==> flow/design.v <==
module CPU(clk, rst, memoryData, memoryAddress, dataOut, readSignal, writeSignal, AC);
input clk;
input rst;  
input [15:0] memoryData;
reg [3:0] state;
reg [5:0] PC;
reg [10:0] MAR;
reg signed [15:0] MBR;
reg [3:0] opcode;
reg M;
reg [15:0] IR;
reg zeroFlag, overflowFlag, carryFlag, negativeFlag;
output reg readSignal;
output reg writeSignal;
output reg signed [15:0] AC;
output reg [15:0] dataOut; 
output reg [10:0] memoryAddress;
reg signed [15:0] result;
parameter Load = 4'd1, Store = 4'd2, Add = 4'd3, Sub = 4'd4, Mul = 4'd5, Div = 4'd6 , Branch = 4'd7, BRZ = 4'd8;
always @ (posedge clk) begin
	if (rst) begin
	PC <= 0;
	state = 0;
	AC <= 0;
	dataOut <= 0;
	memoryAddress <= 0;
	zeroFlag = 0;
	overflowFlag = 0;
	carryFlag = 0;
	negativeFlag = 0;
	readSignal = 1;
	writeSignal = 0;
	end
	else
	case (state)
		0: begin  
			MAR <= PC;
			state = 1;
		end
		1: begin  
			writeSignal = 0;
			readSignal = 1;
			memoryAddress <= MAR;
			PC <= PC + 1;
			state = 2;
		end
		2:state = 3;  
		3: begin
			MBR <= memoryData;
			state = 4;
		end
		4: begin
			IR <= MBR;
			state = 5;
		end
		5: begin  
			opcode <= IR[15:12];
			M <= IR[11];
			MAR <= IR[10:0];
			state = 6;
		end
		6: begin
				if (opcode == Branch) begin  
					PC <= MAR; 
					state = 0;
				end
				else if (opcode == BRZ) begin  
					if(zeroFlag == 1 && M == 1) begin
						PC <= MAR;
						state = 0;
					end
					else begin
						state = 0;
					end
				end
				else begin
					state = 7;
				end
		end
		7: begin
			if (opcode == Store) begin
				memoryAddress <= MAR;
			end
			state = 8;
		end
		8: begin
			if (opcode == Store) begin  
				writeSignal = 1;
				readSignal = 0;
				dataOut <= AC;
				state = 0;
			end
			else begin
				state = 9;
			end
		end
		9: begin
			writeSignal = 0;
			readSignal = 1;
			if(M == 1) begin
				memoryAddress <= MAR;
			end
			state = 10;
			end
		10: begin
			state = 11;
		end
		11: begin
			if (M == 1) begin
				MBR <= memoryData;
			end
			else if (M == 0) begin
				MBR <= $signed(IR[10:0]);
			end
			state = 12;
		end
		12: begin  
			if (opcode == Load) begin  
				AC <= MBR;
				state = 0;
			end
			else if (opcode != Add && opcode != Sub && opcode != Mul && opcode != Div) begin  
				state = 0;
			end
			else begin
				case(opcode)
				Add :  
					begin
					{carryFlag, result} = AC + MBR;
					zeroFlag = (result==0)? 1:0;
					if(AC[15]==MBR[15]) begin
					  if(MBR[15]==result[15])begin
					  overflowFlag = 0;
					  end
					  else begin
					  overflowFlag = 1;
					  end
					end
					else begin
					overflowFlag = 0;
					end						
					negativeFlag =(result[15]==1)? 1:0;	
					end
				Sub :  
					begin
					{carryFlag, result} = AC - MBR;
					zeroFlag = (result==0)? 1:0;
					if(AC[15]==MBR[15]) begin
					  if(MBR[15]==result[15])begin
					  overflowFlag = 0;
					  end
					  else begin
					  overflowFlag = 1;
					  end
					end
					else begin
					overflowFlag = 0;
					end
					negativeFlag =(result[15]==1)? 1:0;
					end
				Mul :  
					begin
					result = AC * MBR;
					zeroFlag = (result==0)? 1:0;
					if(result > 16'h0FFF || result < 16'hF000) begin
					overflowFlag = 1;
					end
					else begin
						overflowFlag = 0;
					end
					negativeFlag =(result[15]==1)? 1:0;
					end	
				Div :  
					begin
					if (MBR == 0) result = 0;  
					else result = AC / MBR;
					zeroFlag = (result==0)? 1:0;
					negativeFlag =(result[15]==1)? 1:0;
					end						
			endcase  
			AC <= result;
			state = 0;
			end
		end
	endcase
end
endmodule
Wiki page: CPU / tool data

Reports on CPU
Tool output for the design above before and after an edit, in the order of the flow.
"before" refers to lines of the RTL above, "after" to lines of the edited file.
"diff" is "after" less "before", of the values as shown.
Operators: Yosys type, input widths -> output width; for muxes data width and select width s.
Cell names lack the library's common part.
{"block": "design", "top": "CPU", "clock": "clk", "lib": "sky130hd", "lib_corner": "tt_025C_1v80"}

The edit
The edit as a unified diff against the file above.
This change comes from a script, not from a designer. The edited design behaves differently; no optimisation was intended.
begin of diff
@@ -98,5 +98,5 @@
 			writeSignal = 0;
 			readSignal = 1;
-			if(M == 1) begin
+			begin
 				memoryAddress <= MAR;
 			end
end of diff

After elaboration
Yosys after proc, flatten, opt, wreduce and memory -nomap, before mapping. Memory bits, and registers merged into a memory's read port (data or address), are not among the register bits. Print and check cells are not counted. Equal cells are merged and count once.
{"block": "word_totals", "item": "register_bits", "before": 120, "after": 120, "diff": 0}
{"block": "word_totals", "item": "latch_bits", "before": 0, "after": 0, "diff": 0}
{"block": "word_totals", "item": "mem_bits_rw", "before": 0, "after": 0, "diff": 0}
{"block": "word_totals", "item": "rom_bits", "before": 0, "after": 0, "diff": 0}
{"block": "word_totals", "item": "clocked_rd_ports_x_width", "before": 0, "after": 0, "diff": 0}
{"block": "word_totals", "item": "n_memories", "before": 0, "after": 0, "diff": 0}
{"block": "word_totals", "item": "inputBits", "before": 18, "after": 18, "diff": 0}
{"block": "word_totals", "item": "out_inout_bits", "before": 45, "after": 45, "diff": 0}
{"block": "word_totals", "item": "word_cells", "before": 113, "after": 111, "diff": -2}
{"block": "op_classes", "item": "n_addsub", "before": 3, "after": 3, "diff": 0}
{"block": "op_classes", "item": "multipliers", "before": 1, "after": 1, "diff": 0}
{"block": "op_classes", "item": "div", "before": 1, "after": 1, "diff": 0}
{"block": "op_classes", "item": "n_cmp", "before": 0, "after": 0, "diff": 0}
{"block": "op_classes", "item": "n_eq", "before": 30, "after": 29, "diff": -1}
{"block": "op_classes", "item": "n_shift", "before": 0, "after": 0, "diff": 0}
{"block": "op_classes", "item": "mux", "before": 32, "after": 31, "diff": -1}
{"block": "op_classes", "item": "logic", "before": 3, "after": 3, "diff": 0}
{"block": "op_classes", "item": "reduce_logical", "before": 29, "after": 29, "diff": 0}
{"block": "ops", "cell": "$reduce_and 2->1", "before": 7, "after": 8, "diff": 1}
{"block": "ops", "cell": "$ne 2x2->1 const B", "before": 4, "after": 3, "diff": -1}
{"block": "ops", "cell": "$reduce_bool 2->1", "before": 4, "after": 5, "diff": 1}
{"block": "ops", "cell": "$mux 11", "before": 2, "after": 1, "diff": -1}
{"block": "ops", "cell": "$reduce_and 3->1", "before": 2, "after": 1, "diff": -1}
{"block": "ops", "cell": "$pmux 11 s2", "before": 1, "after": 2, "diff": 1}
{"block": "ops", "cell": "$pmux 11 s3", "before": 1, "after": 0, "diff": -1}
{"block": "ops", "cell": "$reduce_bool 3->1", "before": 1, "after": 0, "diff": -1}
Unchanged operator kinds not shown: 31.

Depth
Depth = most cells in a row (Yosys ltp): at word level without a register or memory, in the mapped netlist without a sequential cell, where the memories' decode and read muxes count.
{"block": "logic_depth", "item": "depth_word", "before": 11, "after": 11, "diff": 0}
{"block": "logic_depth", "item": "ABC_AREA", "before": "0", "after": "0"}
{"block": "logic_depth", "item": "depth_mapped", "before": 152, "after": 160, "diff": 8}
{"block": "logic_depth", "item": "ltp_nobuf", "before": 141, "after": 145, "diff": 4}

Synthesis result
Yosys stat after the flow's synthesis: flattened, memories mapped to cells. It holds for the ABC_AREA given above (unset counts as 0); a run with the other value may have another netlist.
{"block": "types", "cell": "nor2_1", "before": 187, "after": 210, "diff": 23}
{"block": "types", "cell": "nor3_1", "before": 54, "after": 69, "diff": 15}
{"block": "types", "cell": "a21oi_1", "before": 152, "after": 166, "diff": 14}
{"block": "types", "cell": "nand4_1", "before": 28, "after": 15, "diff": -13}
{"block": "types", "cell": "mux2i_1", "before": 33, "after": 21, "diff": -12}
{"block": "types", "cell": "xnor2_1", "before": 122, "after": 133, "diff": 11}
{"block": "types", "cell": "nand3_1", "before": 45, "after": 35, "diff": -10}
{"block": "types", "cell": "a31oi_1", "before": 33, "after": 23, "diff": -10}
{"block": "types", "cell": "a211oi_1", "before": 23, "after": 13, "diff": -10}
{"block": "types", "cell": "or3_1", "before": 24, "after": 15, "diff": -9}
{"block": "types", "cell": "nor4_1", "before": 18, "after": 9, "diff": -9}
{"block": "types", "cell": "clkbuf_1", "before": 86, "after": 78, "diff": -8}
{"block": "types", "cell": "xor2_1", "before": 52, "after": 44, "diff": -8}
{"block": "types", "cell": "and2_1", "before": 62, "after": 55, "diff": -7}
{"block": "types", "cell": "mux2_2", "before": 47, "after": 40, "diff": -7}
{"block": "types", "cell": "o31ai_1", "before": 18, "after": 25, "diff": 7}
{"block": "types", "cell": "a22oi_1", "before": 14, "after": 7, "diff": -7}
{"block": "types", "cell": "o2111ai_1", "before": 11, "after": 4, "diff": -7}
Unchanged cell types not shown: 17.
Not every row of either side is listed.
{"block": "mapped", "item": "cell_count", "before": 2362, "after": 2327, "diff": -35}
{"block": "mapped", "item": "mapped_area_um2", "before": 19155.9, "after": 18846.8, "diff": -309.1}
{"block": "mapped", "item": "seq_area_um2", "before": 3223.1, "after": 3193.1, "diff": -30.0}
{"block": "mapped", "item": "ff_cells", "before": 129, "after": 128, "diff": -1}
{"block": "mapped", "item": "n_buf", "before": 111, "after": 107, "diff": -4}

Worst setup path after synthesis
OpenSTA on the mapped netlist: ideal clock, no wires. The path of least setup slack (recovery checks aside). Input and output delay are each 20% of the period. Register names are those of the netlist, which keeps one name where synthesis merged equal registers.
{"block": "synth_path", "item": "path_kind", "before": "register to register", "after": "register to register"}
{"block": "synth_path", "item": "start", "before": "register MBR[0]", "after": "register MBR[0]"}
{"block": "synth_path", "item": "end", "before": "register AC[6]", "after": "register AC[5]"}
{"block": "synth_path", "item": "period_ns", "before": 42.0, "after": 42.0, "diff": 0.0}
{"block": "synth_path", "item": "setup_ns", "before": 0.116, "after": 0.120, "diff": 0.004}
{"block": "synth_path", "item": "t_first_pin_ns", "before": 0.000, "after": 0.000, "diff": 0.000}
{"block": "synth_path", "item": "arrival_time_ns", "before": 31.947, "after": 30.928, "diff": -1.019}
{"block": "synth_path", "item": "required_time_ns", "before": 41.884, "after": 41.880, "diff": -0.004}
{"block": "synth_path", "item": "slack_ns", "before": 9.937, "after": 10.952, "diff": 1.015}
{"block": "synth_path", "item": "path_delay_ns", "before": 32.063, "after": 31.048, "diff": -1.015}
{"block": "synth_path", "item": "stages", "before": 133, "after": 138, "diff": 5}
{"block": "synth_path", "item": "n_path_buf", "before": 10, "after": 17, "diff": 7}
{"block": "synth_path", "item": "period_less_setup_slack_ns", "before": 32.063, "after": 31.048, "diff": -1.015}
"path_delay_ns" = arrival - input delay + setup time.
"stages" counts driving pins, that of a launching flip-flop among them; a cell with two outputs on the path counts twice.
"period_less_setup_slack_ns" = period - worst setup slack (recovery checks aside). The figure is calculated, with input and output delays left at 20% of the set period.
The rows between start and end are the longest chain of elaborated cells between them; the timing report does not say that the signal goes this way. Where chains are equally long, one stands for them.
Each line given opens the expression or statement behind the cell; cells for indexed reads and writes are added by Yosys, which also makes memories of some case tables.
At most two assigning lines are given for a register; there are more.
{"block": "synth_via_before", "cell_sequence": "edfxtp_1 > clkbuf_1 > clkbuf_1 > inv_1 > ha_1 > buf_2 > or3b_2 > a211oi_1 > and2_1 > clkbuf_1 > nand4_1 > and2_1 > ha_1 > o21a_1 > o21a_1 > nand4_1 > mux2_2 > ha_1 > (+97 left out) > a21oi_1 > nor2b_1 > o21ai_0 > a211oi_1 > a21o_1 > ha_1 > a21o_1 > a21o_1 > a21oi_1 > o21ai_0 > a21oi_1 > and4_1 > clkbuf_1 > a21oi_1 > xnor2_1 > nor2_1 > o32a_1 > a21bo_2", "elab_chain_len": 10, "cone_cells": 14, "cone_lines": 10, "cone_classes": "2 x add/sub; 1 x mul; 1 x div; 9 x mux; 1 x reduce/logical"}
{"block": "synth_lines_before", "item": "start: declaration", "line_no": 8, "rtl": "reg signed [15:0] MBR;"}
{"block": "synth_lines_before", "item": "start: assignment", "line_no": 49, "rtl": "MBR <= memoryData;"}
{"block": "synth_lines_before", "item": "start: assignment", "line_no": 110, "rtl": "MBR <= memoryData;"}
{"block": "synth_lines_before", "item": "$div 16x16->16", "line_no": 176, "rtl": "else result = AC / MBR;"}
{"block": "synth_lines_before", "item": "$mux 16", "line_no": 175, "rtl": "if (MBR == 0) result = 0;"}
{"block": "synth_lines_before", "item": "$mux 16", "line_no": 126, "rtl": "case(opcode)"}
{"block": "synth_lines_before", "item": "$mux 16", "line_no": 122, "rtl": "else if (opcode != Add && opcode != Sub && opcode != Mul && opcode != Div) begin"}
{"block": "synth_lines_before", "item": "$mux 16", "line_no": 118, "rtl": "if (opcode == Load) begin"}
{"block": "synth_lines_before", "item": "$mux 16", "line_no": 35, "rtl": "case (state)"}
{"block": "synth_lines_before", "item": "$mux 16", "line_no": 21, "rtl": "if (rst) begin"}
{"block": "synth_lines_before", "item": "$pmux 16 s4", "line_no": 126}
{"block": "synth_lines_before", "item": "$mux 16", "line_no": 122}
{"block": "synth_lines_before", "item": "$mux 16", "line_no": 118}
{"block": "synth_lines_before", "item": "end: assignment", "line_no": 119, "rtl": "AC <= MBR;"}
{"block": "synth_lines_before", "item": "end: assignment", "line_no": 181, "rtl": "AC <= result;"}
{"block": "synth_lines_before", "item": "end: declaration", "line_no": 15, "rtl": "output reg signed [15:0] AC;"}
{"block": "synth_via_after", "cell_sequence": "edfxtp_1 > clkbuf_1 > clkbuf_1 > inv_1 > ha_1 > or3b_1 > buf_2 > o41ai_1 > and4_1 > and4_1 > buf_4 > nand4_2 > nor2_1 > mux2i_1 > ha_1 > o21a_1 > nor2_1 > nor2_1 > (+102 left out) > o31ai_1 > nor4_1 > o21ai_0 > o311ai_1 > clkbuf_1 > o31ai_1 > ha_1 > a21o_1 > a2111oi_0 > o21ai_0 > a21oi_1 > and4b_1 > buf_1 > a21oi_1 > xnor2_1 > nor2_1 > o32a_1 > a211o_1", "elab_chain_len": 10, "cone_cells": 14, "cone_lines": 10, "cone_classes": "2 x add/sub; 1 x mul; 1 x div; 9 x mux; 1 x reduce/logical"}
{"block": "synth_lines_after", "item": "start: declaration", "line_no": 8, "rtl": "reg signed [15:0] MBR;"}
{"block": "synth_lines_after", "item": "start: assignment", "line_no": 49, "rtl": "MBR <= memoryData;"}
{"block": "synth_lines_after", "item": "start: assignment", "line_no": 110, "rtl": "MBR <= memoryData;"}
{"block": "synth_lines_after", "item": "$div 16x16->16", "line_no": 176, "rtl": "else result = AC / MBR;"}
{"block": "synth_lines_after", "item": "$mux 16", "line_no": 175, "rtl": "if (MBR == 0) result = 0;"}
{"block": "synth_lines_after", "item": "$mux 16", "line_no": 126, "rtl": "case(opcode)"}
{"block": "synth_lines_after", "item": "$mux 16", "line_no": 122, "rtl": "else if (opcode != Add && opcode != Sub && opcode != Mul && opcode != Div) begin"}
{"block": "synth_lines_after", "item": "$mux 16", "line_no": 118, "rtl": "if (opcode == Load) begin"}
{"block": "synth_lines_after", "item": "$mux 16", "line_no": 35, "rtl": "case (state)"}
{"block": "synth_lines_after", "item": "$mux 16", "line_no": 21, "rtl": "if (rst) begin"}
{"block": "synth_lines_after", "item": "$pmux 16 s4", "line_no": 126}
{"block": "synth_lines_after", "item": "$mux 16", "line_no": 122}
{"block": "synth_lines_after", "item": "$mux 16", "line_no": 118}
{"block": "synth_lines_after", "item": "end: assignment", "line_no": 119, "rtl": "AC <= MBR;"}
{"block": "synth_lines_after", "item": "end: assignment", "line_no": 181, "rtl": "AC <= result;"}
{"block": "synth_lines_after", "item": "end: declaration", "line_no": 15, "rtl": "output reg signed [15:0] AC;"}

Timing after layout
Path of least setup slack in the final report of each run of pair 1 (OpenROAD, finished layout, wires in). Where an end is a register, its clock arrival counts in the times.
{"block": "layout_path", "item": "path_kind", "before": "register to register", "after": "register to register"}
{"block": "layout_path", "item": "start", "before": "register MBR[1]", "after": "register MBR[1]"}
{"block": "layout_path", "item": "end", "before": "register AC[14]", "after": "register AC[15]"}
{"block": "layout_path", "item": "period_ns", "before": 38.3, "after": 38.3, "diff": 0.0}
{"block": "layout_path", "item": "setup_ns", "before": 0.08, "after": 0.15, "diff": 0.07}
{"block": "layout_path", "item": "t_first_pin_ns", "before": 0.42, "after": 0.41, "diff": -0.01}
{"block": "layout_path", "item": "arrival_time_ns", "before": 35.64, "after": 36.00, "diff": 0.36}
{"block": "layout_path", "item": "required_time_ns", "before": 38.64, "after": 38.56, "diff": -0.08}
{"block": "layout_path", "item": "slack_ns", "before": 3.01, "after": 2.57, "diff": -0.44}
{"block": "layout_path", "item": "stages", "before": 131, "after": 127, "diff": -4}
{"block": "layout_path", "item": "n_path_buf", "before": 4, "after": 3, "diff": -1}
The rows between start and end are the longest chain of elaborated cells between them; the timing report does not say that the signal goes this way. Where chains are equally long, one stands for them.
At most two assigning lines are given for a register; there are more.
{"block": "layout_via_before", "cell_sequence": "edfxtp_1 > inv_1 > ha_1 > nor3b_2 > nand3_1 > mux2i_1 > o211a_1 > and4_1 > nand4_1 > and2_1 > ha_1 > o21a_1 > o21a_1 > nand4_1 > mux2_2 > ha_1 > o21a_1 > nor2_1 > (+95 left out) > a21o_1 > a21oi_1 > nor2b_1 > o21ai_0 > a211oi_1 > a21o_1 > ha_1 > a21o_1 > a21o_1 > a21oi_1 > o21ai_0 > a21oi_1 > and4_1 > a41oi_1 > mux2i_1 > a211oi_1 > or3_1 > a21oi_1", "elab_chain_len": 10, "cone_cells": 14, "cone_lines": 10, "cone_classes": "2 x add/sub; 1 x mul; 1 x div; 9 x mux; 1 x reduce/logical"}
{"block": "layout_lines_before", "item": "start: declaration", "line_no": 8, "rtl": "reg signed [15:0] MBR;"}
{"block": "layout_lines_before", "item": "start: assignment", "line_no": 49, "rtl": "MBR <= memoryData;"}
{"block": "layout_lines_before", "item": "start: assignment", "line_no": 110, "rtl": "MBR <= memoryData;"}
{"block": "layout_lines_before", "item": "$div 16x16->16", "line_no": 176, "rtl": "else result = AC / MBR;"}
{"block": "layout_lines_before", "item": "$mux 16", "line_no": 175, "rtl": "if (MBR == 0) result = 0;"}
{"block": "layout_lines_before", "item": "$mux 16", "line_no": 126, "rtl": "case(opcode)"}
{"block": "layout_lines_before", "item": "$mux 16", "line_no": 122, "rtl": "else if (opcode != Add && opcode != Sub && opcode != Mul && opcode != Div) begin"}
{"block": "layout_lines_before", "item": "$mux 16", "line_no": 118, "rtl": "if (opcode == Load) begin"}
{"block": "layout_lines_before", "item": "$mux 16", "line_no": 35, "rtl": "case (state)"}
{"block": "layout_lines_before", "item": "$mux 16", "line_no": 21, "rtl": "if (rst) begin"}
{"block": "layout_lines_before", "item": "$pmux 16 s4", "line_no": 126}
{"block": "layout_lines_before", "item": "$mux 16", "line_no": 122}
{"block": "layout_lines_before", "item": "$mux 16", "line_no": 118}
{"block": "layout_lines_before", "item": "end: assignment", "line_no": 119, "rtl": "AC <= MBR;"}
{"block": "layout_lines_before", "item": "end: assignment", "line_no": 181, "rtl": "AC <= result;"}
{"block": "layout_lines_before", "item": "end: declaration", "line_no": 15, "rtl": "output reg signed [15:0] AC;"}
{"block": "layout_via_after", "cell_sequence": "edfxtp_1 > buf_4 > inv_1 > ha_1 > or3b_1 > o41ai_1 > and4_1 > and4_2 > nand4_2 > nor2_1 > mux2i_1 > ha_1 > o21a_1 > nor2_1 > nor2_1 > nand2_1 > mux2i_1 > ha_1 > (+91 left out) > o21ai_0 > o21ai_0 > o311ai_2 > buf_4 > inv_2 > mux2_2 > ha_1 > a21o_1 > a2111oi_0 > o21ai_0 > a21oi_1 > and4b_2 > a31oi_2 > a21oi_1 > a21oi_2 > a2111oi_0 > o31a_1 > a211oi_1", "elab_chain_len": 10, "cone_cells": 14, "cone_lines": 10, "cone_classes": "2 x add/sub; 1 x mul; 1 x div; 9 x mux; 1 x reduce/logical"}
{"block": "layout_lines_after", "item": "start: declaration", "line_no": 8, "rtl": "reg signed [15:0] MBR;"}
{"block": "layout_lines_after", "item": "start: assignment", "line_no": 49, "rtl": "MBR <= memoryData;"}
{"block": "layout_lines_after", "item": "start: assignment", "line_no": 110, "rtl": "MBR <= memoryData;"}
{"block": "layout_lines_after", "item": "$div 16x16->16", "line_no": 176, "rtl": "else result = AC / MBR;"}
{"block": "layout_lines_after", "item": "$mux 16", "line_no": 175, "rtl": "if (MBR == 0) result = 0;"}
{"block": "layout_lines_after", "item": "$mux 16", "line_no": 126, "rtl": "case(opcode)"}
{"block": "layout_lines_after", "item": "$mux 16", "line_no": 122, "rtl": "else if (opcode != Add && opcode != Sub && opcode != Mul && opcode != Div) begin"}
{"block": "layout_lines_after", "item": "$mux 16", "line_no": 118, "rtl": "if (opcode == Load) begin"}
{"block": "layout_lines_after", "item": "$mux 16", "line_no": 35, "rtl": "case (state)"}
{"block": "layout_lines_after", "item": "$mux 16", "line_no": 21, "rtl": "if (rst) begin"}
{"block": "layout_lines_after", "item": "$pmux 16 s4", "line_no": 126}
{"block": "layout_lines_after", "item": "$mux 16", "line_no": 122}
{"block": "layout_lines_after", "item": "$mux 16", "line_no": 118}
{"block": "layout_lines_after", "item": "end: assignment", "line_no": 119, "rtl": "AC <= MBR;"}
{"block": "layout_lines_after", "item": "end: assignment", "line_no": 181, "rtl": "AC <= result;"}
{"block": "layout_lines_after", "item": "end: declaration", "line_no": 15, "rtl": "output reg signed [15:0] AC;"}

Measured runs
Both versions went through the flow (Yosys, OpenROAD) with the same settings in each pair. Constraints: input delay and output delay 20% of the set period each, output load 0.01 pF.
{"block": "flow_settings_pair_1", "CORE_UTILIZATION": 40, "PLACE_DENSITY": 0.6, "period_ns": 38.3, "CAP_MARGIN": 20, "CORE_MARGIN": 2, "SLEW_MARGIN": 20}
{"block": "measured_pair_1", "item": "post_synth_area_um2", "before": 19155.9, "after": 18846.8, "diff": -309.1}
{"block": "measured_pair_1", "item": "die_footprint_um2", "before": 49655.4, "after": 48869.7, "diff": -785.7}
{"block": "measured_pair_1", "item": "final_util_pct", "before": 44.7, "after": 44.7, "diff": 0.0}
{"block": "measured_pair_1", "item": "ws_setup_ns", "before": 3.008, "after": 2.566, "diff": -0.442}
{"block": "measured_pair_1", "item": "timing.setup.tns_ns", "before": 0.000, "after": 0.000, "diff": 0.000}
{"block": "measured_pair_1", "item": "worst_hold_slack_ns", "before": 0.423, "after": 0.418, "diff": -0.005}
{"block": "measured_pair_1", "item": "power.total_uw", "before": 336.3, "after": 328.6, "diff": -7.7}
{"block": "measured_pair_1", "item": "clock_period_reached_ns", "before": 35.292, "after": 35.734, "diff": 0.442}
{"block": "flow_settings_pair_2", "ABC_AREA": 0, "CAP_MARGIN": 40, "CORE_ASPECT_RATIO": 0.69, "CORE_UTILIZATION": 59, "GPL_ROUTABILITY_DRIVEN": 0, "PLACE_DENSITY_LB_ADDON": 0.05, "SETUP_SLACK_MARGIN": -0.46, "SLEW_MARGIN": 10, "period_ns": 42.9, "CORE_MARGIN": 2}
{"block": "measured_pair_2", "item": "post_synth_area_um2", "before": 19155.9, "after": 18846.8, "diff": -309.1}
{"block": "measured_pair_2", "item": "die_footprint_um2", "before": 33949.9, "after": 33413.9, "diff": -536.0}
{"block": "measured_pair_2", "item": "final_util_pct", "before": 65.8, "after": 65.1, "diff": -0.7}
{"block": "measured_pair_2", "item": "ws_setup_ns", "before": 5.928, "after": 5.993, "diff": 0.065}
{"block": "measured_pair_2", "item": "timing.setup.tns_ns", "before": 0.000, "after": 0.000, "diff": 0.000}
{"block": "measured_pair_2", "item": "worst_hold_slack_ns", "before": 0.418, "after": 0.420, "diff": 0.002}
{"block": "measured_pair_2", "item": "power.total_uw", "before": 302.9, "after": 296.7, "diff": -6.2}
{"block": "measured_pair_2", "item": "clock_period_reached_ns", "before": 36.972, "after": 36.907, "diff": -0.065}
"clock_period_reached_ns" = clock period - worst setup slack. The figure is calculated, with input and output delays left at 20% of the set period.
"power.total_uw" rests on the timing tool's default activity at the inputs, not on a simulated workload.
